==> flow/design.v <==
`timescale 1ns / 1ps
module SHIFT #
(
	parameter SPI_LEN = 4'd8 
) 
 (
  input Clk,
  input SckWr, 
  input SckRd, 
  input Rst,   
  input IsLoad,
  input [SPI_LEN-1:0] DataIn, 
  input SftIn, 
  input SftEn, 
  output SftOut, 
  output reg [SPI_LEN-1:0]DataOut 
  );
  reg [SPI_LEN-1:0] DataInt; 
  assign SftOut=DataInt[7];  
  always @( posedge Clk )
    if( !Rst )begin 
		DataInt <= 0;
		DataOut <= 0;
	 end
	 else if(IsLoad ) DataInt <= DataIn; 
    else if( SftEn ) begin
		if(SckWr) DataInt <= { DataInt [SPI_LEN-2:0], 1'b0 }; 
		if(SckRd) DataOut <= { DataOut [SPI_LEN-2:0], SftIn };
    end
endmodule
`timescale 1ns / 1ps
module spi #
(
parameter SPI_LEN = 4'd8, 
parameter SPI_DIV = 4'd1  
) 
(
Clk,Rst,Sck,Mosi,Miso,RdData,WrData,IsSta,IsDone
);  
input  Clk; 
input  Rst; 
output Sck;  
output Mosi;
input  Miso;
output [SPI_LEN -1:0] RdData;
input  [SPI_LEN -1:0] WrData;
input  IsSta; 
output IsDone;
reg  [1:0] SckState;  
reg  s; 
reg  SckEn;  
reg  IsDone; 
reg  [6:0]SckC;  
reg  [3:0]BitC;  
wire SftOut; 
reg  Sck,SckD1;
wire SckUp,SckNp;
assign SckUp=Sck&&(!SckD1);
assign SckNp=!Sck&&(SckD1);
always @(posedge Clk) if(!Rst) SckD1 <= 1'b0; else SckD1 <= Sck;
always @(posedge Clk)
if(!Rst) BitC <= 4'd0; else
if(SckEn && SckUp) BitC <= BitC + 1'b1; else if(BitC == SPI_LEN) BitC<=4'd0;
assign Mosi=  SftOut ; 
always @(posedge Clk)
if(!Rst)begin
		s<=1'b0; IsDone <= 1'b0; SckEn <= 1'b0;
end
else begin 
		case(s)
		0:  
		begin IsDone <= 1'b0; SckEn <= 1'b0; if( IsSta )s<= 1'b1; end
		1: 
		begin  
		SckEn<=1'b1; if(BitC == SPI_LEN)begin SckEn <= 1'b0; IsDone <= 1'b1; s <= 1'b0;end
		end
		endcase
end
always @(posedge Clk)
if(!Rst)begin SckC <= 7'd0; Sck <= 1'b0; SckState <= 2'd0;end
else begin
		case( SckState )
		0: 
		begin SckC <= 7'd0; Sck <= 1'd0; if( SckEn ) SckState <= 2; end
		1:
		begin 
		Sck <= 1'b1; if( SckC >= SPI_DIV ) begin SckState <= 2; SckC <= 7'd0; end else SckC <= SckC + 1'b1;
		end
		2: 
		begin 
		Sck <= 1'b0;
		if( SckC >= SPI_DIV ) begin  SckC<=7'd0; if( SckEn ) SckState <= 1; else SckState <= 0; end 
		else SckC <= SckC + 1'b1; 
		end
		endcase
end
wire  IsSpiLd;
assign IsSpiLd = IsSta;
			SHIFT#
				(
					.SPI_LEN(SPI_LEN)  
				)
			SHIFT_INST
				( 
					.Clk(Clk), 
					.Rst(Rst),
					.SckWr(SckNp),
					.SckRd(SckUp),
					.IsLoad(IsSpiLd), 
					.DataIn(WrData), 
					.SftIn(Miso), 
					.SftEn(SckEn),  
					.SftOut(SftOut), 
					.DataOut(RdData) 
				 );
endmodule
`timescale 1ns / 1ps
`timescale 1ns / 1ps
module display(clk,rst_n,Sftclk,Lchclk,SDout,Srst_n,Dpy0,Dpy1,Dpy2,Dpy3);
input clk;
input rst_n;
output Sftclk;
output Lchclk;
output SDout;
output Srst_n;
input  [3:0]Dpy0;
input  [3:0]Dpy1;
input  [3:0]Dpy2;
input  [3:0]Dpy3;
parameter 
		zero = 8'b1100_0000,
		one  = 8'b1111_1001,
		two  = 8'b1010_0100,
		three= 8'b1011_0000,
		four = 8'b1001_1001,
		five = 8'b1001_0010,
		six  = 8'b1000_0010,
		seven= 8'b1111_1000,
		eight= 8'b1000_0000,
		nine = 8'b1001_0000;
parameter 
		IDLE =0,
		BYT0 =1,
		BYT0W=2,
		BYT1 =3,
		BYT1W=4;
reg Lchclk;
reg Srst_n;
reg rdy;
reg IsSta;
reg [7:0]WrData;
reg [2:0]s;
reg [2:0]Dpy_n;
reg [3:0]dp;
reg [3:0]data;
reg [7:0]dat;
wire IsDone;
wire [7:0] RdData;
always @(posedge clk or negedge rst_n)begin
	if(!rst_n)begin 
		IsSta <= 1'b0; s<= 1'b0; Lchclk <= 1'b0; Srst_n <= 1'b0;
		rdy <= 1'b0; WrData <= 8'd0;
	end
	else begin
		case(s)
		0 : 
		begin IsSta <= 0; s <= 3'd1; rdy <=0; Srst_n <= 1; end  
		1,2:  
		s <= s + 1'b1;
		3:    
		begin WrData <= dp; IsSta <= 1; Srst_n <=1; s <= 4; Lchclk <= 0;end 
		4:   
		begin IsSta <=0; if( IsDone ) begin s <= 5; Lchclk <= 0; end end   
		5 :   
		begin WrData <= dat ;IsSta <= 1;s <= 6; end     
		6:   
		begin IsSta <=0; if( IsDone ) begin s <= 0; Lchclk <= 1;rdy <= 1;end end
	endcase
	end
end
always @(posedge clk or negedge rst_n) begin
	if(!rst_n)
		Dpy_n <= 3'd0;
	else begin 
			if( rdy ) begin Dpy_n <= Dpy_n + 3'd1; 
			if( Dpy_n == 3'd3 ) Dpy_n <= 3'd0; end	
	end
end
always @( posedge clk or negedge rst_n)begin
		if(!rst_n) begin data <= 4'd0; dp <= 4'd0; end
		else
			case ( Dpy_n ) 
			0:
			begin data <= Dpy0;dp <= 4'b1000;end
			1:
			begin data <= Dpy1;dp <= 4'b0100;end
			2:
			begin data <= Dpy2;dp <= 4'b0010;end
			3:
			begin data <= Dpy3;dp <= 4'b0001;end
			endcase
end
always @(posedge clk or negedge rst_n)begin
		if(!rst_n) dat <= 8'd0;
		else
			case( data ) 
				0: dat <= zero; 
				1: dat <= one;
				2: dat <= two;
				3: dat <= three;
				4: dat <= four;
				5: dat <= five;
				6: dat <= six;
				7: dat <= seven;
				8: dat <= eight;
				9: dat <= nine;
			endcase
end
localparam SPI_LEN =4'd8;
localparam SPI_DIV =4'd1;
spi#(
	.SPI_LEN(SPI_LEN), 
	.SPI_DIV(SPI_DIV)
)
hc595x2(
				.Clk(clk),
				.Rst(rst_n),
				.Sck(Sftclk),
				.Mosi(SDout),
				.Miso(1'b0),
				.RdData(RdData),
				.WrData(WrData),
				.IsSta(IsSta),
				.IsDone(IsDone)
				);
endmodule
module binary2bcd(
      clk,
      rst_n,
      binary,
      state_en,
		refresh,
		BCD
);
parameter   b_length      = 10;
parameter   bcd_len       = 16;
parameter   idle              = 5'b00001;
parameter   shift             = 5'b00010;
parameter   wait_judge   = 5'b00100;
parameter   judge           = 5'b01000;
parameter   add_3          = 5'b10000;
input       clk;
input       rst_n;
input    [b_length-1:0]  binary;
input      state_en;
input refresh;
output reg [bcd_len-1:0]  BCD;
reg  [b_length-1:0]  reg_binary;     
reg  [3:0]    bcd0, bcd1, bcd2, bcd3;
reg  [3:0]    shift_time;                    
reg   [5:0]    c_state, n_state;
reg      add3_en;
reg      change_done;
reg refresh_r;
always@(posedge clk or negedge rst_n)
begin
        if(!rst_n)
              refresh_r <= 1'b0;
       else if(refresh)
             refresh_r <= 1'b1;
end
always@(posedge clk or negedge rst_n)
begin
        if(!rst_n)
              c_state <= idle;
       else
             c_state <= n_state;
end
always@(posedge clk or negedge rst_n)
begin
       if(!rst_n)
                  n_state <= idle;
       else
               case(n_state)
					idle:begin
                               if((binary!=0)&&(state_en == 1'b1)&&(refresh_r == 1'b1))
                                       n_state <= shift;
                              else
                                      n_state <= idle;
                          end
					shift: n_state <= wait_judge;
					wait_judge: begin
										if(change_done==1'b1)
                                    n_state <= idle;
                              else
                                    n_state <= judge;
									end
               judge:begin   
									 if(add3_en)
												n_state <= add_3;
									 else
												n_state <= shift;
                          end
               add_3:begin
                                 n_state <= shift;
                           end
               default: n_state <= idle;  
              endcase
end
always@(posedge clk or negedge rst_n)
begin
         if(!rst_n)
                  begin
                          shift_time  <= 4'b0;
                          change_done <= 1'b0;
                          add3_en  <= 1'b0;
                          reg_binary <= 0;
                          bcd0 <= 4'b0;
                          bcd1 <= 4'b0;
                          bcd2 <= 4'b0;
                          bcd3 <= 4'b0;
                          BCD <= 0;
                 end
         else
           case(n_state)
           idle:begin
                          shift_time <= b_length;
                          reg_binary <= binary;
                          bcd2     <= 4'b0;
                          bcd1     <= 4'b0;
                          bcd0     <= 4'b0;
								  bcd3 <= 4'd0;
                  end
          shift:begin 
                      {bcd3,bcd2,bcd1,bcd0,reg_binary} <= {bcd3,bcd2,bcd1,bcd0,reg_binary}<<1;
                      shift_time <= shift_time-1;
                      if(shift_time==1)     change_done <= 1'b1;
                      else                       change_done <= 1'b0;    
                 end
  wait_judge:begin
                       if((bcd3>=4'd5)||(bcd2>=4'd5)||(bcd1>=4'd5)||(bcd0>=4'd5))
                               add3_en <= 1;
                       else
                               add3_en <= 0;
                      if(change_done==1)   BCD <= {bcd3,bcd2,bcd1,bcd0};
                    end
        judge:  add3_en <= 0;
       add_3: begin
							  if(bcd3 >= 4'd5) bcd3 <= bcd3 + 4'b0011; else bcd3 <= bcd3;
                       if(bcd2>=4'd5) bcd2 <= bcd2 + 4'b0011; else bcd2 <= bcd2;
                       if(bcd1>=4'd5) bcd1 <= bcd1 + 4'b0011; else bcd1 <= bcd1;
                       if(bcd0>=4'd5) bcd0 <= bcd0 + 4'b0011; else bcd0 <= bcd0;
                   end
      default: begin
                           change_done <= 1'b0;
                           add3_en  <= 1'b0;
                  end
           endcase
        end
endmodule
`timescale 1ns / 1ps
module segment_driver(
    input clk,
    input rst_n,
	 input refresh,
	 input[9:0] bin,
	 output Sftclk,
	 output Lchclk,
	 output SDout
    );
wire[15:0] bcd_out;
binary2bcd my_binary2bcd(	.clk(clk),
									.rst_n(rst_n),
									.state_en(1'b1),
									.refresh(refresh),
									.binary(bin),
									.BCD(bcd_out));
display dpy_rssi(	.clk(clk),
						.rst_n(rst_n),
						.Dpy0(bcd_out[3:0]),
						.Dpy1(bcd_out[7:4]),
						.Dpy2(bcd_out[11:8]),
						.Dpy3(bcd_out[15:12]),
						.Sftclk(Sftclk),
						.Lchclk(Lchclk),
						.SDout(SDout));
endmodule
`timescale 1ns / 1ps
module speed_select(clk,rst_n,bps_start,clk_bps,uart_ctrl);
input[2:0] uart_ctrl;
input clk;	 
input rst_n;	
input bps_start;	
output clk_bps;	 
parameter 	bps9600 		= 5208,	 
			 	bps19200 	= 2604,	 
				bps38400 	= 1302,	 
				bps57600 	= 868,	 
				bps115200	= 434;	 
parameter 	bps9600_2 	    = 2604,
				bps19200_2	= 1302,
				bps38400_2	= 651,
				bps57600_2	= 434,
				bps115200_2 = 217;  
reg[12:0] bps_para;	
reg[12:0] bps_para_2;	
reg[12:0] cnt;			
reg clk_bps_r;			
wire[2:0] uart_ctrl_r = uart_ctrl;	 
always @ (posedge clk or negedge rst_n) begin
	if(!rst_n) begin 
			bps_para <= 13'd0;
			bps_para_2 <= 13'd0;	
		end
	else  begin
			case (uart_ctrl_r)	
				3'd0:	begin
						bps_para <= bps9600;
						bps_para_2 <= bps9600_2;
						end
				3'd1:	begin
						bps_para <= bps19200;
						bps_para_2 <= bps19200_2;
						end
				3'd2:	begin
						bps_para <= bps38400;
						bps_para_2 <= bps38400_2;
						end
				3'd3:	begin
						bps_para <= bps57600;
						bps_para_2 <= bps57600_2;
						end
				3'd4:	begin
						bps_para <= bps115200;
						bps_para_2 <= bps115200_2;
						end
				default:begin
				        bps_para <= bps9600;
						bps_para_2 <= bps9600_2;
						end
				endcase
		end
end
always @ (posedge clk or negedge rst_n)
	if(!rst_n) cnt <= 13'd0;
	else if(cnt<bps_para && bps_start) cnt <= cnt+1'b1;	
	else cnt <= 13'd0;
always @ (posedge clk or negedge rst_n)
	if(!rst_n) clk_bps_r <= 1'b0;
	else if(cnt==bps_para_2 && bps_start) clk_bps_r <= 1'b1;	 
	else clk_bps_r <= 1'b0;
assign clk_bps = clk_bps_r;
endmodule
module uart_rx(
				clk,rst_n,
				rs232_rx,rx_data,rx_int,
				clk_bps,bps_start
			);
input clk;		
input rst_n;	
input rs232_rx;	
input clk_bps;	
output reg bps_start;	
output[7:0] rx_data;	
output reg rx_int;	
reg rs232_rx0,rs232_rx1,rs232_rx2,rs232_rx3;	
wire neg_rs232_rx;	
always @ (posedge clk or negedge rst_n) 
	if(!rst_n) begin
		rs232_rx0 <= 1'b0;
		rs232_rx1 <= 1'b0;
		rs232_rx2 <= 1'b0;
		rs232_rx3 <= 1'b0;
	end
	else begin
		rs232_rx0 <= rs232_rx;
		rs232_rx1 <= rs232_rx0;
		rs232_rx2 <= rs232_rx1;
		rs232_rx3 <= rs232_rx2;
	end
assign neg_rs232_rx = rs232_rx3 & rs232_rx2 & ~rs232_rx1 & ~rs232_rx0;
reg[3:0] num;	
always @ (posedge clk or negedge rst_n)
	if(!rst_n) bps_start <= 1'b0;
	else if(!bps_start && neg_rs232_rx) bps_start <= 1'b1;	
	else if((num == 4'd9) && clk_bps) bps_start <= 1'b0;	
reg[7:0] rx_temp_data;	
always @ (posedge clk or negedge rst_n)
	if(!rst_n) begin
		rx_temp_data <= 8'd0;
		num <= 4'd0;
		rx_int <= 1'b0;
	end
	else if(bps_start) begin	
		if(clk_bps) begin		
			if(num < 4'd9) begin
				num <= num+1'b1;
				rx_int <= 1'b0;	
			end
			else begin
				num <= 4'd0;			
				rx_int <= 1'b1;			
			end
			case (num)
				4'd1: rx_temp_data[0] <= rs232_rx;	
				4'd2: rx_temp_data[1] <= rs232_rx;	
				4'd3: rx_temp_data[2] <= rs232_rx;	
				4'd4: rx_temp_data[3] <= rs232_rx;	
				4'd5: rx_temp_data[4] <= rs232_rx;	
				4'd6: rx_temp_data[5] <= rs232_rx;	
				4'd7: rx_temp_data[6] <= rs232_rx;	
				4'd8: rx_temp_data[7] <= rs232_rx;	
				default: ;
			endcase
		end
		else rx_int <= 1'b0;
	end
	else rx_int <= 1'b0;
assign rx_data = rx_temp_data;	
endmodule
`timescale 1ns / 1ps
module uart_tx(clk,rst_n,clk_bps,rx_data,rx_int,rs232_tx,bps_start);
input clk;		 
input rst_n;	
input clk_bps;		 
input[7:0] rx_data;	
input rx_int;		 
output rs232_tx;	 
output bps_start;	
reg rx_int0,rx_int1,rx_int2;	 
wire neg_rx_int;	 
always @ (posedge clk or negedge rst_n) begin
	if(!rst_n) begin
			rx_int0 <= 1'b0;
			rx_int1 <= 1'b0;
			rx_int2 <= 1'b0;
		end
	else begin
			rx_int0 <= rx_int;
			rx_int1 <= rx_int0;
			rx_int2 <= rx_int1;
		end
end
assign neg_rx_int =  ~rx_int1 & rx_int2;	 
reg[7:0] tx_data;	
reg bps_start_r;
reg tx_en;	
reg[3:0] num;
always @ (posedge clk or negedge rst_n) begin
	if(!rst_n) begin
			bps_start_r <= 1'b0;
			tx_en <= 1'b0;
			tx_data <= 8'd0;
		end
	else if(neg_rx_int) begin	
			bps_start_r <= 1'b1;
			tx_data <= rx_data;	
			tx_en <= 1'b1;		
		end
	else if(num==4'd11) begin	
			bps_start_r <= 1'b0;
			tx_en <= 1'b0;
		end
end
assign bps_start = bps_start_r;
reg rs232_tx_r;
always @ (posedge clk or negedge rst_n) begin
	if(!rst_n) begin
			num <= 4'd0;
			rs232_tx_r <= 1'b1;
		end
	else if(tx_en) begin
			if(clk_bps)	begin
					num <= num+1'b1;
					case (num)
						4'd0:	rs232_tx_r <= 1'b0; 	
						4'd1:	rs232_tx_r <= tx_data[0];	 
						4'd2:	rs232_tx_r <= tx_data[1];	 
						4'd3: rs232_tx_r <= tx_data[2];	 
						4'd4: rs232_tx_r <= tx_data[3];	 
						4'd5: rs232_tx_r <= tx_data[4];	 
						4'd6: rs232_tx_r <= tx_data[5];	 
						4'd7:	rs232_tx_r <= tx_data[6];	 
						4'd8: rs232_tx_r <= tx_data[7];	 
						4'd9: rs232_tx_r <= 1'b1;	
					 	default: rs232_tx_r <= 1'b1;
						endcase
				end
			else if(num==4'd11) num <= 4'd0;	
		end
end
assign rs232_tx = rs232_tx_r;
endmodule
`timescale 1ns / 1ps
module my_uart(clk,rst_n,rs232_rx,rs232_tx,tx_in,rx_out,rx_over,tx_write);
input clk;	 
input rst_n;	
input rs232_rx;	 
input[7:0] tx_in; 
input tx_write;   
output rs232_tx;	 
output[7:0] rx_out; 
output rx_over;     
wire bps_start_rx;	
wire clk_bps_rx;		 
speed_select		speed_rx(	.clk(clk),	
										.rst_n(rst_n),
										.bps_start(bps_start_rx),
										.clk_bps(clk_bps_rx),
										.uart_ctrl(3'd4)
										);
uart_rx			uart_rx(		.clk(clk),
									.rst_n(rst_n),
									.rs232_rx(rs232_rx),
									.clk_bps(clk_bps_rx),
									.bps_start(bps_start_rx),
									.rx_data(rx_out),
									.rx_int(rx_over)
									);
wire bps_start_tx;	
wire clk_bps_tx;		 
speed_select		speed_tx(	.clk(clk),	
										.rst_n(rst_n),
										.bps_start(bps_start_tx),
										.clk_bps(clk_bps_tx),
										.uart_ctrl(3'd4)
										);
uart_tx			uart_tx(		.clk(clk),
									.rst_n(rst_n),
									.clk_bps(clk_bps_tx),
									.rx_data(tx_in),
									.rx_int(~tx_write),
									.rs232_tx(rs232_tx),
									.bps_start(bps_start_tx)
									);
endmodule
`timescale 1ns / 1ps
module controller(
    input clk,
    input rst_n,
    input [7:0] rx_out,		 
    input rx_over,			 
	 input [7:0] recv_in,	 
	 input recv_write,	 
    output [7:0] tx_in,	 
    output tx_write,		 
	 output recv_ce,		 
	 output recv_rst,		 
	 output [7:0] scode,	 
	 output scode_rdy,	 
	 output [7:0]level	 
    );
parameter CMD_RESET = 1;
parameter CMD_ON = 2;
parameter CMD_OFF = 3;
parameter CMD_STATUS = 4;
parameter CMD_SILENCE = 5;
parameter CMD_LEVEL = 6;
parameter STATE_IDLE = 0;
parameter STATE_RESET = 1;
parameter STATE_ON = 2;
parameter STATE_OFF = 3;
parameter STATE_STATUS = 4;
parameter STATE_SILENCE = 5;
parameter STATE_RETURN = 6;
parameter STATE_LEVEL = 7;
reg rx_over_r;
wire rx_over_pos;
always @ (posedge clk or negedge rst_n) begin
	if(!rst_n) begin
		rx_over_r <= 1'b0;
		end
	else begin
		rx_over_r <= rx_over;
		end
end
assign rx_over_pos = ~rx_over_r & rx_over;
reg recv_en;	
reg ctr_out;	
reg recv_rst_r;	
reg[3:0] para_cnt;	
reg[7:0] para_buf;
reg[15:0] out_cnt;
reg[3:0] state;
reg[3:0] state_r;
reg[7:0] level_r;
reg[7:0] scode_r;
reg scode_rdy_r;
reg[7:0] tx_in_r;		
reg tx_write_r;
always @ (posedge clk or negedge rst_n) begin
	if(!rst_n) begin
		recv_en <= 1'b0;
		ctr_out <= 1'b0;
		recv_rst_r <= 1'b1;
		level_r <= 8'd100;
		para_cnt <= 4'd0;
		para_buf <= 8'd0;
		out_cnt <= 16'd0;
		state <= STATE_IDLE;
		tx_in_r <= 8'd0;
		tx_write_r <= 1'b0;
		scode_r <= 8'd0;
		scode_rdy_r <= 1'd0;
		end
	else begin
		case(state)
			STATE_IDLE: begin
				if (rx_over_pos) begin
					case(rx_out)
						CMD_RESET: begin  
							state <= STATE_RESET;
							end
						CMD_ON: begin
							state <= STATE_ON;
							end
						CMD_OFF: begin
							state <= STATE_OFF;
							end
						CMD_STATUS: begin
							out_cnt <= 16'd20000;
							state <= STATE_STATUS;
							end
						CMD_SILENCE: state <= STATE_SILENCE;
						CMD_LEVEL: state <= STATE_LEVEL;
						default: state <= STATE_RETURN;
						endcase
					end
				end
			STATE_RESET: begin
					scode_r <= 8'd0;
					scode_rdy_r <= 1'b1;
					recv_rst_r <= 1'b0;
					state <= STATE_RETURN;
				end
			STATE_ON: begin
					scode_r <= 8'd1;
					scode_rdy_r <= 1'b1;
					recv_en <= 1'b1;
					state <= STATE_RETURN;
				end
			STATE_OFF: begin
					scode_r <= 8'd2;
					scode_rdy_r <= 1'd1;
					recv_en <= 1'b0;
					state <= STATE_RETURN;
				end
			STATE_STATUS: begin
					ctr_out <= 1'b1;
					out_cnt <= out_cnt - 16'd1;
					if (out_cnt == 16'd20000) tx_write_r <= 1'b0;
					else if (out_cnt == 16'd19998) begin
							tx_in_r <= {6'd0, recv_en, ctr_out};
							tx_write_r <= 1'b1;
						end
					else if (out_cnt == 16'd10008) begin
							tx_write_r <= 1'b0;
						end
					else if (out_cnt == 16'd9998) begin
							tx_in_r <= level_r;
							tx_write_r <= 1'b1;
						end
					else if (out_cnt == 16'd0)state <= STATE_RETURN;
				end
			STATE_SILENCE: begin
					if (rx_over_pos) begin
						para_buf <= rx_out;
						state <= STATE_RETURN;
					end else
						state <= STATE_SILENCE;
				end
			STATE_LEVEL: begin
					if (rx_over_pos) begin
						scode_r <= rx_out;
						scode_rdy_r <= 1'd1;
						level_r <= rx_out;
						state <= STATE_RETURN;
					end else
						state <= STATE_LEVEL;
				end
			STATE_RETURN: begin
					case(state_r)
						STATE_RESET: begin
								recv_rst_r <= 1'b1;
								state <= STATE_RETURN;
							end
						STATE_ON: begin
								ctr_out <= 1'b1;
								if (recv_en == 1'b1) tx_in_r <= 8'd1;
								else tx_in_r <= 8'd2;
								tx_write_r <= 1'b1;
								state <= STATE_RETURN;
							end
						STATE_OFF: begin
								ctr_out <= 1'b1;
								if (recv_en == 1'b0) tx_in_r <= 8'd1;
								else tx_in_r <= 8'd2;
								tx_write_r <= 1'b1;
								state <= STATE_RETURN;
							end
						STATE_STATUS: begin	 
								if (recv_en == 1'b1) tx_in_r <= 8'd1;
								else tx_in_r <= 8'd2;
								tx_write_r <= 1'b1;
								state <= STATE_RETURN;
							end
						STATE_SILENCE: begin
								if (para_buf == 8'd1) ctr_out <= 1'b1;
								else ctr_out <= 1'b0;
								state <= STATE_RETURN;
							end
						STATE_LEVEL: begin
								tx_in_r <= 8'd1;
								tx_write_r <= 1'b1;
								state <= STATE_RETURN;
							end
						STATE_RETURN: begin
								tx_write_r <= 1'b0;
								scode_rdy_r <= 1'd0;
								state <= STATE_IDLE;
							end
					endcase
				end
			default:	state <= STATE_IDLE;
		endcase
	end
end
always @ (posedge clk or negedge rst_n) begin
	if(!rst_n) begin
		state_r <= STATE_IDLE;
		end
	else begin
		state_r <= state;
		end
end
assign tx_in = ctr_out ? tx_in_r : recv_in;
assign tx_write = ctr_out ? tx_write_r : recv_write;
assign recv_rst = recv_rst_r;
assign recv_ce = recv_en;
assign scode = scode_r;
assign scode_rdy = scode_rdy_r;
assign level = level_r;
endmodule
`timescale 1ns / 1ps
module ad_driver(
    input clk,
    input ce,
    input rst_n,
    input[7:0] din,
    output clk_out,
	 output reg[7:0] dout,
    output ready
    );
reg[3:0] cnt;
always@(posedge clk or negedge rst_n)begin
	if (!rst_n)	cnt <= 4'd0;
	else if (ce)	cnt <= cnt + 4'd1;
end
reg clk_r;
always@(posedge clk or negedge rst_n)begin
	if (!rst_n) begin
		clk_r <= 1'b0;
	end
	else if (ce) begin
		if (cnt == 7)	clk_r <= 1'b1;
		else if (cnt == 15) clk_r <= 1'b0;
	end
end
reg rdy;
always@(posedge clk or negedge rst_n)begin
	if (!rst_n) begin
		dout <= 0;
		rdy <= 1'b0;
	end
	else if (ce) begin
		if (cnt == 8'd10) begin
			dout <= din;
			rdy <= 1'b1;
		end
		else rdy <= 1'b0;
	end
end
assign ready = rdy;
assign clk_out = clk_r;
endmodule
`timescale 1ns / 1ps
module manchester(
    input [15:0] din,
    output [7:0] dout
    );
assign dout[7] = din[15] & (~din[14]);
assign dout[6] = din[13] & (~din[12]);
assign dout[5] = din[11] & (~din[10]);
assign dout[4] = din[9] & (~din[8]);
assign dout[3] = din[7] & (~din[6]);
assign dout[2] = din[5] & (~din[4]);
assign dout[1] = din[3] & (~din[2]);
assign dout[0] = din[1] & (~din[0]);
endmodule
`timescale 1ns / 1ps
module get_data(
	input clk,
    input ce,
   input rst_n,
	input bin,
	input ben,
   output [15:0] uid,
	output [7:0] zid,
	output [7:0] cnt,
	output [7:0] ftype,
   output drdy
   );
parameter HEAD = 4'b1100;
parameter TAIL = 4'b0011;
reg[87:0] bbuf;
always @ (posedge clk or negedge rst_n)
	if(!rst_n) bbuf <= 0;
	else if (ce) begin
	 if (ben) bbuf <= {bbuf[86:0], bin};
	end
wire[15:0] uid_m;
manchester huid_manchester(	.din(bbuf[83:68]),
										.dout(uid_m[15:8]));
manchester luid_manchester(	.din(bbuf[67:52]),
										.dout(uid_m[7:0]));
wire[7:0] zid_m;
manchester zid_manchester(	.din(bbuf[51:36]),
									.dout(zid_m));
wire[7:0] cnt_m;
manchester cnt_manchester(	.din(bbuf[19:4]),
									.dout(cnt_m));
wire[7:0] type_m;
manchester type_manchester(	.din(bbuf[35:20]),
										.dout(type_m));
reg[15:0] uid_r;
reg[7:0] zid_r;
reg[7:0] cnt_r;
reg[7:0] type_r;
reg drdy_r;
always @ (posedge clk or negedge rst_n) begin
	if(!rst_n) begin
		uid_r <= 0;
		zid_r <= 0;
		cnt_r <= 0;
		type_r <= 0;
		drdy_r <= 0;
	end
	else if (ce) begin
	 if (ben) begin
		if ((bbuf[87:84] == HEAD) && (bbuf[3:0] == TAIL)) begin
			uid_r <= uid_m;
			zid_r <= zid_m;
			cnt_r <= cnt_m;
			type_r <= type_m;
			drdy_r <= 1'b1;
		end
	end 
	else drdy_r <= 1'b0;
	end
end
assign uid = uid_r;
assign zid = zid_r;
assign cnt = cnt_r;
assign ftype = type_r;
assign drdy = drdy_r;
endmodule
`timescale 1ns / 1ps
module get_rssi(
	input clk,
    input ce,
   input rst_n,
   input [7:0] din,
   input den,
	input bin,
	input ben,
   output [7:0] dout,
   output drdy
   );
parameter IDLE = 0;
parameter CAL = 1;
parameter OUT = 2;
reg[255:0] d_buf;
always @ (posedge clk or negedge rst_n)
	if(!rst_n) d_buf <= 0;
	else if (ce) begin
	 if(den) d_buf <= {d_buf[247:0], din[7:0]};
	end
wire[7:0] d_delay;
assign d_delay = d_buf[255:248];
reg[1:0] state;
reg[15:0] sum;
reg aver_rdy;
always @ (posedge clk or negedge rst_n) begin
	if(!rst_n) begin
		state <= IDLE;
		sum <= 0;
		aver_rdy <= 1'b0;
	end
	else if (ce) begin
	 begin
		case(state)
			IDLE: begin
				aver_rdy <= 1'b0;
				if (den) begin
					sum <= sum - d_delay;
					state <= CAL;
					end
				else state <= IDLE;
				end
			CAL: begin
				sum <= sum + din;
				aver_rdy <= 1'b1;
				state <= IDLE;
				end
			OUT: begin
				state <= IDLE;
				end
			default: state <= IDLE;
		endcase
	end
	end
end
reg[7:0] aver;
always @ (posedge clk or negedge rst_n)
	if(!rst_n) aver <= 0;
	else if (ce) begin
	 if(aver_rdy) aver <= sum[13:6];
	end
reg[7:0] llv;
always @ (posedge clk or negedge rst_n)
	if(!rst_n) llv <= 0;
	else if (ce) begin
	 if(ben == 1 && bin == 0) llv <= aver;
	end
reg[7:0] hlv;
always @ (posedge clk or negedge rst_n)
	if(!rst_n) hlv <= 0;
	else if (ce) begin
	 if(ben == 1 && bin == 1) hlv <= aver;
	end
reg ben_r;
always @ (posedge clk or negedge rst_n)
	if(!rst_n) ben_r <= 1'b0;
	else if (ce) begin
	 ben_r <= ben;
	end
reg[7:0] rssi;
reg rssi_rdy;
always @ (posedge clk or negedge rst_n)
	if(!rst_n) begin
		rssi <= 0;
		rssi_rdy <= 1'b0;
	end
	else if (ce) begin
	 if(ben_r && bin == 1) begin
		rssi <= hlv - llv;
		rssi_rdy <= 1'b1;
	end
	else rssi_rdy <= 1'b0;
	end
reg[511:0] rssi_buf;
always @ (posedge clk or negedge rst_n)
	if(!rst_n) rssi_buf <= 0;
	else if (ce) begin
	 if(rssi_rdy) rssi_buf <= {rssi_buf[503:0], rssi[7:0]};
	end
wire[7:0] rssi_delay;
assign rssi_delay = rssi_buf[511:504];
reg[1:0] rstate;
reg[15:0] rsum;
reg rssi_aver_rdy;
always @ (posedge clk or negedge rst_n) begin
	if(!rst_n) begin
		rstate <= IDLE;
		rsum <= 0;
		rssi_aver_rdy <= 1'b0;
	end
	else if (ce) begin
	 begin
		case(rstate)
			IDLE: begin
				rssi_aver_rdy <= 1'b0;
				if (rssi_rdy) begin
					rsum <= rsum - rssi_delay;
					rstate <= CAL;
					end
				else rstate <= IDLE;
				end
			CAL: begin
				rsum <= rsum + rssi;
				rssi_aver_rdy <= 1'b1;
				rstate <= IDLE;
				end
			OUT: begin
				rssi_aver_rdy <= 1'b1;
				rstate <= IDLE;
				end
			default: rstate <= IDLE;
		endcase
	end
	end
end
wire[7:0] rssi_aver;
assign rssi_aver = rsum[14:7];
assign dout = rssi_aver;
assign drdy = rssi_aver_rdy;
endmodule
`timescale 1ns / 1ps
module frame_out(
    input clk,
    input ce,
	 input rst_n,
    input [15:0] uid,
    input [7:0] zid,
    input [7:0] cnt,
    input [7:0] ftype,
    input [7:0] rssi,
	 input den,
    output [7:0] dout,
    output drdy
    );
parameter HEAD = 8'hCA;
parameter TAIL = 8'hFE;
parameter O_DURTION = 6000;
reg trans_start;
wire trans_start_pos;
reg[20:0] ocnt;
reg[3:0] fcnt;
always @ (posedge clk or negedge rst_n)
	if(!rst_n) trans_start <= 0;
	else if (ce) begin
	 if (den) trans_start <= 1;
	else if (fcnt > 7) trans_start <= 0;
	end
reg[63:0] frame_buf;
always @ (posedge clk or negedge rst_n)
	if(!rst_n) frame_buf <= 0;
	else if (ce) begin
	 if (trans_start_pos) frame_buf[63:0] <= {HEAD[7:0], uid[15:0], zid[7:0], cnt[7:0], ftype[7:0], rssi[7:0], 8'hFE};
	else if (ocnt == O_DURTION && trans_start == 1) frame_buf[63:0] <= {frame_buf[55:0], 8'd0};
	end
reg trans_start_r;
always @ (posedge clk or negedge rst_n)
	if(!rst_n) trans_start_r <= 0;
	else if (ce) begin
	 trans_start_r <= trans_start;
	end
assign trans_start_pos = trans_start & (~trans_start_r);
always @ (posedge clk or negedge rst_n)
	if(!rst_n) ocnt <= 0;
	else if (ce) begin
	 if (trans_start_pos) ocnt <= 0;
	else if (trans_start == 1)begin
		if (ocnt < O_DURTION) ocnt <= ocnt + 1;
		else ocnt <= 0;
		end
	else ocnt <= 0;
	end
always @ (posedge clk or negedge rst_n)
	if(!rst_n) fcnt <= 0;
	else if (ce) begin
	 if (trans_start_pos) fcnt <= 0;
	else if (trans_start == 1)begin
		if (ocnt == O_DURTION) fcnt <= fcnt + 1;
		end
	else fcnt <= 0;
	end
reg[7:0] dout_r;
reg drdy_r;
always @ (posedge clk or negedge rst_n) begin
	if(!rst_n) begin
		dout_r <= 0;
		drdy_r <= 1'b0;
	end
	else if (ce) begin
	 if (trans_start == 1 && ocnt == 50) begin
		dout_r <= frame_buf[63:56];
		drdy_r <= 1'b1;
	end
	else drdy_r <= 1'b0;
	end
end
assign dout = dout_r;
assign drdy = drdy_r;
endmodule
`timescale 1ns / 1ps
module Num_creat(rst,ahead,behind,Num);
input rst,ahead,behind;
output [3:0] Num; 
reg [3:0] Num;
parameter N=4'b1000;
always @(ahead or behind)
		begin
			case({ahead,behind})
				2'b10:		Num = N+4'b0001;
				2'b01: 		Num = N-4'b0001;
				default: 	Num = N;
			endcase
		end
endmodule
`timescale 1ns / 1ps
module Loop_Filter(rst,ahead_in,behind_in,ahead_out,behind_out);
input rst,ahead_in,behind_in;
output ahead_out,behind_out;
assign ahead_out = ahead_in;
assign behind_out = behind_in;
endmodule
`timescale 1ns / 1ps
module phase_detector(rst,clk,clk_pe,clk_ne,clk_low1,ppmdata,Num_in,enable,ahead,behind); 
input rst,clk,clk_pe,clk_ne,clk_low1,enable,ppmdata;
input [3:0] Num_in;
output ahead,behind;
parameter N = 4'b1000;
reg[3:0] adder,count_num,adder_mid,adder_mid_ahead;
reg add_permit,ahead_mid,behind_mid;
reg firstbit;
always @(posedge clk or negedge rst)
begin
	if(!rst)
		begin
			add_permit <= 1'b0;
			count_num <= 4'b0000;
			adder <= 4'b0000;
			adder_mid <= N/2;
			adder_mid_ahead <=N/2;
			firstbit <= 1'b0;
		end
	else if (clk_pe)
		begin
			if(enable && Num_in == N)
				begin	
					adder_mid_ahead <= adder_mid;
					add_permit <= 1'b1;
					count_num <= count_num + 4'b0001;
					firstbit <= ppmdata;
					adder <= adder + {1'b0,1'b0,1'b0,ppmdata};
				end
			if(!enable && Num_in == N && add_permit)
				begin
					if(count_num == N-4'b0001)
						begin
							count_num <= 4'b0000;
							adder_mid <= adder + {1'b0,1'b0,1'b0,ppmdata};
							adder <= 4'b0000;
						end
					else
						begin
							count_num <=count_num +4'b0001;
							adder <= adder + {1'b0,1'b0,1'b0,ppmdata};
						end
				end
			else if(Num_in != N)
				begin
					firstbit <= ppmdata;
					add_permit <= 1'b0;
					count_num <= 4'b0000;
					adder <= 4'b0000;
					adder_mid <= N/2;
					firstbit <= 1'b0;
				end
		end
end
always @(posedge clk or negedge rst)
begin
	if(!rst)
		begin
			ahead_mid <= 1'b0;
			behind_mid <= 1'b0;
		end
	else if (clk_ne)
		begin
			if(enable && Num_in == N)
				begin
					if((adder_mid < N/2 && !firstbit && adder_mid >0)||(adder_mid > N/2 && adder_mid < N && firstbit))
						begin
							ahead_mid <= 1'b1 ;
							behind_mid <= 1'b0;
						end
					else if((adder_mid < N/2 && adder_mid >0 && firstbit)||(adder_mid > N/2 && adder_mid <N && !firstbit))	
						begin
							ahead_mid <= 1'b0;
							behind_mid <= 1'b1 ;
						end
					else if(adder_mid == N )
						begin
							if(adder_mid_ahead == 0)
								begin
									ahead_mid <= 1'b1 ;
									behind_mid <= 1'b0 ;
								end
							else
								begin
									ahead_mid <= ahead_mid ;
									behind_mid <= behind_mid ;
								end
						end
					else if(adder_mid ==0)
						begin
							if(adder_mid_ahead == N)
								begin
									ahead_mid <= 1'b1 ;
									behind_mid <= 1'b0 ;
								end
							else
								begin
									ahead_mid <= ahead_mid ;
									behind_mid <= behind_mid ;
								end
						end	
					else
						begin	
							ahead_mid <= 1'b0 ;
							behind_mid <= 1'b0 ;
						end
				end
			else
				begin
					ahead_mid <= 1'b0 ;
					behind_mid <= 1'b0 ;					
				end
		end
end
assign ahead = ahead_mid & enable;
assign behind = behind_mid &enable;
endmodule		
`timescale 1ns / 1ps
module clock_devide(rst,Num,clk,clk_pe,enable,clk_low);
input rst,clk,clk_pe;
input[3:0] Num;
output enable,clk_low;
reg enable,clk_low1;
reg[3:0] counter;
reg[3:0] Num_here;
wire clk_low;
parameter N=4'b1000;
assign clk_low=~clk_low1;
always @(posedge clk or negedge rst)
begin
	if(!rst)
		begin
			enable <= 1'b0;
			counter <= 4'b0000;
			clk_low1 <= 1'b0;
			Num_here <= N;
		end
	else if (clk_pe)
		begin
			counter <= counter + 4'b0001;
			case(counter)
				4'b0000:
					begin
						clk_low1 <= ~clk_low1;
						Num_here <= Num;
						enable <= 1'b0;
					end
				N/2:
					begin
						clk_low1 <= ~clk_low1;
					end
				Num_here-4'b0001:
					begin
						enable <= 1'b1;
						counter <= 4'b0000;
					end
				default:	;
			endcase
		end
end
endmodule
`timescale 1ns / 1ps
module bit_synchronize(rst,clk,clk_pe,clk_ne,ppmdata,clk_low); 
input clk,clk_pe,clk_ne,ppmdata,rst;
output clk_low;
wire[3:0] Num;
wire clk_low1 = 1'b0;
wire enable,ahead,behind,ahead_final,behind_final; 
phase_detector 	U1(rst,clk,clk_pe,clk_ne,clk_low1,ppmdata,Num,enable,ahead,behind); 
Loop_Filter  	U2(rst,ahead,behind,ahead_final,behind_final);
Num_creat		U3(rst,ahead_final,behind_final,Num);
clock_devide	U4(rst,Num,clk,clk_pe,enable,clk_low);
endmodule
`timescale 1ns / 1ps
module get_bit(
    input clk,
    input ce,
    input rst_n,
    input din,
    output reg dout,
    output reg drdy
    );
parameter BPS = 125_000;
parameter BPS_CNT = 50000000/2/BPS/8;
reg[199:0] din_r;
always @ (posedge clk or negedge rst_n)
	if(!rst_n) din_r <= 0;
	else if (ce) begin
	 din_r <= {din_r[198:0], din};
	end
reg clk_8th;		
reg[21:0] cnt;
always @ (posedge clk or negedge rst_n) begin
	if(!rst_n) begin
			clk_8th <= 1'b0;
			cnt <= 22'd0;
		end
	else if (ce) begin
	 begin
		if(cnt == BPS_CNT)	begin
			clk_8th <= ~clk_8th;
			cnt <= 22'd0;
		end
		else begin
			cnt <= cnt + 22'd1;
		end
	end
	end
end
wire syn_out;
wire clk_tick = ce && (cnt == BPS_CNT);
wire clk_pe = clk_tick && !clk_8th;
wire clk_ne = clk_tick && clk_8th;
bit_synchronize bit_syn(.clk(clk),
								.clk_pe(clk_pe),
								.clk_ne(clk_ne),
								.rst(rst_n),
								.ppmdata(din),
								.clk_low(syn_out));
reg syn_out_buf;
always @ (posedge clk or negedge rst_n) begin
	if(!rst_n) begin
		syn_out_buf <=  1'b0;
	end
	else if (ce) begin
	 begin
		syn_out_buf <=  syn_out;
	end
	end
end
wire syn_neg;
assign syn_neg = ~syn_out & syn_out_buf;
always @ (posedge clk or negedge rst_n) begin
	if(!rst_n) begin
		dout <= 1'b0;
		drdy <= 1'b0;
	end
	else if (ce) begin
	 begin
		if(syn_neg) begin
			dout <= din;
			drdy <= 1'b1;
		end
		else begin
			drdy <= 1'b0;
		end
	end
	end
end
endmodule
`timescale 1ns / 1ps
module receiver(
    input clk,
    input ce,
    input rst_n,
	 input [7:0] level,
    input [7:0] din,
    input den,
    output [7:0] dout,
    output drdy,
	 output test1,
	 output test2
    );
parameter IDLE = 0;
parameter CAL = 1;
parameter OUT = 2;
wire bdata;
assign bdata = (din > level) ? 1'b1 : 1'b0;
wire bout;
wire brdy;
get_bit get_bit(	.clk(clk),
				.ce(ce),
				.rst_n(rst_n),
				.din(bdata),
				.dout(bout),
				.drdy(brdy));
wire [7:0] rssi;
wire rssi_rdy;
get_rssi get_rssi(	.clk(clk),
				.ce(ce),
							.rst_n(rst_n),
							.din(din),
							.den(den),
							.bin(bout),
							.ben(brdy),
							.dout(rssi),
							.drdy(rssi_rdy));
wire[15:0] uid;
wire[7:0] zid;
wire[7:0] cnt;
wire[7:0] ftype;
wire data_rdy;
get_data get_data(	.clk(clk),
				.ce(ce),
							.rst_n(rst_n),
							.bin(bout),
							.ben(brdy),
							.uid(uid),
							.zid(zid),
							.cnt(cnt),
							.ftype(ftype),
							.drdy(data_rdy));
reg[20:0] data_rdy_r;
always @ (posedge clk or negedge rst_n)
	if (!rst_n) data_rdy_r <= 0;
	else if (ce) begin
	 data_rdy_r <= {data_rdy_r[19:0], data_rdy};
	end
frame_out frame_out(	.clk(clk),
				.ce(ce),
							.rst_n(rst_n),
							.uid(uid),
							.zid(zid),
							.cnt(cnt),
							.ftype(ftype),
							.rssi(rssi),
							.den(data_rdy_r[8]),
							.dout(dout),
							.drdy(drdy));				
assign test1 = bdata;
assign test2 = brdy;
endmodule
`timescale 1ns / 1ps
module apollo_top(
	input clk,
   input rst_n,
	input rs232_rx,	 
	output rs232_tx,	 
	input[7:0] in_ad_data,
	output out_ad_clk,
	output Sftclk,
	output Lchclk,
	output SDout,
	output test1,
	output test2
    );
wire[7:0] tx_in;
wire tx_write;
wire[7:0] rx_out;
wire rx_over;
my_uart	uart(	.clk(clk),
					.rst_n(rst_n),
					.rs232_rx(rs232_rx),
					.rs232_tx(rs232_tx),
					.tx_in(tx_in),
					.tx_write(tx_write),
					.rx_out(rx_out),
					.rx_over(rx_over)
					);
wire[7:0] recv_in;
wire recv_write;
wire recv_en;
wire recv_rst;
wire [7:0] scode;
wire scode_rdy;
wire [7:0] level;
controller controller(	.clk(clk),
								.rst_n(rst_n),
								.rx_out(rx_out),
								.rx_over(rx_over),
								.recv_in(recv_in),
								.recv_write(recv_write),
								.tx_in(tx_in),
								.tx_write(tx_write),
								.recv_ce(recv_en),
								.recv_rst(recv_rst),
								.scode(scode),
								.scode_rdy(scode_rdy),
								.level(level)
								);
segment_driver segment(	.clk(clk),
								.rst_n(rst_n),
								.bin({2'b00, scode}),
								.refresh(scode_rdy),
								.Sftclk(Sftclk),
								.Lchclk(Lchclk),
								.SDout(SDout));
wire[7:0] ad_data_in;
wire ad_data_rdy;
wire recv_rst_n = rst_n & recv_rst;
ad_driver ad_driver(	.clk(clk),
							.ce(recv_en),
							.rst_n(recv_rst_n),
							.din(in_ad_data),
							.clk_out(out_ad_clk),
							.dout(ad_data_in),
							.ready(ad_data_rdy));
receiver receiver(	.clk(clk),
							.ce(recv_en),
							.rst_n(recv_rst_n),
							.level(level),
							.din(ad_data_in),
							.den(ad_data_rdy),
							.dout(recv_in),
							.drdy(recv_write),
							.test1(test1),
							.test2(test2));
endmodule
Step by step through the tools: apollo_top
The steps from the RTL of apollo_top to its reports follow in flow order. Lines are those of the file above, counted from 1. Cell names lack the library's common part. Not given: -

Top module: apollo_top. Clock input: clk. Cell library: sky130hd. Timing corner: tt_025C_1v80.

Word level
Source: Yosys, flattened and elaborated, memories not mapped. Widths are those after wreduce. Registers that Yosys merges into a memory's read port (data or address) are not register bits. Print and check cells do not count.

The entry for add/sub/neg operators reads 27. For order comparisons the number is 15. Eq/ne operators: 125. Multiplexer cells: 171. Bitwise gates (word level): 101. The figure for reductions and logical operators is 155.

Operator list (count): 64-bit 2-to-1 mux (2); 4-bit 2-to-1 mux (32); 16-bit parallel mux with 2-bit select (3); 4-bit by 3-bit == test with 1-bit output with constant B (23); 8-bit parallel mux with 10-bit select (1); 2-bit AND reduction (36); 8-bit 2-to-1 mux (9); 16-bit 2-to-1 mux (4); 21-bit 2-to-1 mux (3); 1-bit 2-to-1 mux (63); 3-bit AND reduction (19); 4-bit == test with constant B (13); 1-bit NOT (51); 1-bit bitwise AND (50); 4-bit parallel mux with 3-bit select (4); 2-bit nonzero test (22); 4-bit by 2-bit == test with 1-bit output with constant B (11); 3-bit parallel mux with 6-bit select (2); 16-bit by 14-bit == test with 1-bit output with constant B (2); 16-bit by 15-bit == test with 1-bit output with constant B (2); 16-bit by 8-bit adder with 16-bit output (2); 16-bit by 8-bit subtractor with 16-bit output (2); 4-bit by 32-bit == test with 1-bit output (1); 8-bit parallel mux with 4-bit select (1); 1-bit parallel mux with 2-bit select (16); 8-bit parallel mux with 2-bit select (2); 4-bit parallel mux with 4-bit select (2); 6-bit parallel mux with 5-bit select (1).

Other operator kinds: 80; their cells: 215.

For register bits the number is 1387. The entry for bits of input ports reads 11. Output and inout bits: 7. Under word-level cells stands 711.

Longest topological paths
Yosys ltp: most cells in a row. Word level: on the elaborated netlist, between registers, memories and ports. Mapped: between sequential cells and ports; inverters and the memories' decode and read muxes count.

The entry for word-level depth reads 8. The figure for ABC_AREA is 0. The entry for mapped depth reads 13. Under mapped depth without buffers stands 13.

Synthesis result
Source: synth_stat.txt of the flow (Yosys; design flattened, memories mapped). It holds for the ABC_AREA given above (unset counts as 0); a run with the other value may have another netlist.

Cells by type: dfrtp_1 (count 1337, area in all 3.35E+04 µm²); mux2_2 (count 947, area in all 1.07E+04 µm²); nand2_1 (count 425, area in all 1595.28 µm²); ha_1 (count 107, area in all 1.34E+03 µm²); o21ai_0 (count 240, area in all 1.2E+03 µm²); nor2_1 (count 179, area in all 671.894 µm²); clkbuf_1 (count 168, area in all 630.605 µm²); dfxtp_1 (count 27, area in all 540.518 µm²); xnor2_1 (count 61, area in all 534.262 µm²); nand2b_1 (count 77, area in all 481.712 µm²); a21oi_1 (count 95, area in all 475.456 µm²); xor2_1 (count 50, area in all 437.92 µm²); mux2i_1 (count 43, area in all 430.413 µm²); inv_1 (count 102, area in all 382.867 µm²); a31oi_1 (count 60, area in all 375.36 µm²); nand3_1 (count 73, area in all 365.35 µm²); dfstp_2 (count 12, area in all 315.302 µm²); a21o_1 (count 26, area in all 195.187 µm²).

Other cell types: 74; their cells: 394.

The figure for cell count is 4423. For chip area (Yosys) the number is 57009.7 µm². The figure for sequential area is 34312.9 µm². The figure for mapped flip-flops is 1376. Buffers: 193.

The figures by module come from a second, unflattened synthesis with its own total; it is not the netlist above.

Under cell total of the unflattened synthesis stands 5726. The figure for area total of the unflattened synthesis is 61134.9 µm².

Rows give one instance, submodules left out.

Modules: get_rssi (times used 1, cells 3220, area 33195.6 µm², seq. area 20947.6 µm²); get_data (times used 1, cells 277, area 4805.9 µm², seq. area 3228.1 µm²); frame_out (times used 1, cells 478, area 4718.3 µm², seq. area 2327.2 µm²); controller (times used 1, cells 318, area 3234.4 µm², seq. area 1506.4 µm²); speed_select (times used 2, cells 152, area 1521.5 µm², seq. area 650.6 µm²); binary2bcd (times used 1, cells 264, area 2686.3 µm², seq. area 1352.5 µm²); display (times used 1, cells 172, area 1711.6 µm², seq. area 850.8 µm²); get_bit (times used 1, cells 119, area 1290.0 µm², seq. area 650.6 µm²); phase_detector (times used 1, cells 98, area 1088.5 µm², seq. area 503.0 µm²); spi (SPI_LEN=8, SPI_DIV=1) (times used 1, cells 91, area 827.0 µm², seq. area 380.4 µm²); uart_tx (times used 1, cells 62, area 793.3 µm², seq. area 426.7 µm²); uart_rx (times used 1, cells 63, area 783.3 µm², seq. area 450.4 µm²); SHIFT (SPI_LEN=8) (times used 1, cells 71, area 643.1 µm², seq. area 320.3 µm²); ad_driver (times used 1, cells 39, area 581.8 µm², seq. area 350.3 µm²).

Modules not listed: 9.

Path before layout
Source: OpenSTA report_checks on the synthesized netlist (no wires, ideal clock, input and output delay 20% of the period each), path of least setup slack; recovery checks are left aside. Register names are those of the netlist, which keeps one name where synthesis merged equal registers.

Path kind: flip-flop to output port. Start: register controller.level_r[5]. End: output test1. The figure for clock period is 20000 ps. The figure for external output delay is 4000 ps. Time at the first pin: 0 ps. The entry for arrival reads 1417 ps. For required time the number is 16000 ps. Setup slack: 14583 ps. Under delay of the path stands 1417 ps. For stages on the path the number is 7. The figure for buffers on the path is 0. The figure for synthesis period reached is 5417 ps.

"delay of the path" is the arrival time less input delay plus setup time. A path that ends at an output port has no setup time. "stages on the path": output pins that drive a net of the path, with the launching flip-flop's if there is one; two outputs of one cell count as two. "synthesis period reached" = period - worst setup slack (recovery checks aside). The figure is calculated, with input and output delays left at 20% of the set period. Between the ends stands the longest chain of elaborated cells between them, by number of cells; it is not shown to be the way that was timed. Of several equally long chains one is given. Each line given opens the expression or statement behind the cell; cells for indexed reads and writes are added by Yosys, which also makes memories of some case tables.

Cells stage by stage: dfstp_2 -> inv_1 -> ha_1 -> a21o_1 -> a21o_1 -> a21oi_1 -> a21oi_1. Length of the longest elaborated chain: 2. The figure for elaborated cells on any way between the ends is 2. The figure for RTL lines with such cells is 1. Those cells by class: 1 x compare; 1 x mux.

Ends and longest elaborated chain, after synthesis: start: declaration (line 686) `reg[7:0] level_r;`; start: assignment (line 696) `level_r <= 8'd100;`; start: assignment (line 776) `level_r <= rx_out;`; 8-bit greater-than comparator (line 1476) `assign bdata = (din > level) ? 1'b1 : 1'b0;`; 1-bit 2-to-1 mux (line 1476); end: declaration (line 1542) `output test1,`.

Worst path after layout
Path of least setup slack in the final report of entry A (OpenROAD, finished layout, wires in). Where an end is a register, its clock arrival counts in the times. The path's times are printed in steps of 10 ps; the period is the one set.

Path kind: flip-flop to output port. Start: register ad_driver.dout[1]. End: output test1. The figure for clock period is 13900 ps. The figure for external output delay is 2780 ps. Time at the first pin: 820 ps. The entry for arrival reads 3000 ps. For required time the number is 11120 ps. Setup slack: 8120 ps. For stages on the path the number is 9. The figure for buffers on the path is 2.

Between the ends stands the longest chain of elaborated cells between them, by number of cells; it is not shown to be the way that was timed. Of several equally long chains one is given.

Cells stage by stage: dfrtp_1 -> ha_1 -> nor2b_1 -> o21a_1 -> o21a_1 -> o21bai_1 -> a21oi_1 -> buf_4 -> clkdlybuf4s50_1. Length of the longest elaborated chain: 2. The figure for elaborated cells on any way between the ends is 2. The figure for RTL lines with such cells is 1. Those cells by class: 1 x compare; 1 x mux.

Ends and longest elaborated chain, post-layout: start: declaration (line 851) `output reg[7:0] dout,`; start: assignment (line 872) `dout <= 0;`; start: assignment (line 877) `dout <= din;`; 8-bit greater-than comparator (line 1476) `assign bdata = (din > level) ? 1'b1 : 1'b0;`; 1-bit 2-to-1 mux (line 1476); end: declaration (line 1542) `output test1,`.

Hand-over note for apollo_top

Design apollo_top on sky130hd. What follows are 3 stored runs of the flow, each under its own settings; their order means nothing. The constraints put input and output delay at 20% of the set period each and load the outputs with 0.01 pF.

Entry A has these settings: CORE_UTILIZATION 15; CTS_CLUSTER_SIZE 71; GPL_ROUTABILITY_DRIVEN 0; MIN_ROUTING_LAYER met1; PLACE_DENSITY_LB_ADDON 0.16; SETUP_SLACK_MARGIN 1.63; period_ns 13.9; CAP_MARGIN 20; CORE_MARGIN 2; SLEW_MARGIN 20. The worst setup slack after layout stands at 8121 ps. The area of the synthesized netlist comes to 57009.7 µm². The final utilization comes to 0.181. The die footprint comes to 385014.0 µm². The sum of negative setup slack comes to 0 ps.

Entry B has these settings: CELL_PAD_IN_SITES_GLOBAL_PLACEMENT 3; CORE_ASPECT_RATIO 0.78; CORE_UTILIZATION 57; GPL_TIMING_DRIVEN 1; MIN_ROUTING_LAYER met2; PLACE_DENSITY_LB_ADDON 0.06; SETUP_SLACK_MARGIN -0.13; SLEW_MARGIN 40; period_ns 20.0; CAP_MARGIN 20; CORE_MARGIN 2. Outcome: no results, placement failed with FLW-0024.

Entry C has these settings: CORE_UTILIZATION 40; PLACE_DENSITY 0.6; period_ns 4.95; CAP_MARGIN 20; CORE_MARGIN 2; SLEW_MARGIN 20. The worst setup slack after layout stands at 1139 ps. The area of the synthesized netlist comes to 57009.7 µm². The final utilization comes to 0.454. The die footprint comes to 145561.0 µm². The sum of negative setup slack comes to 0 ps.

End of note.
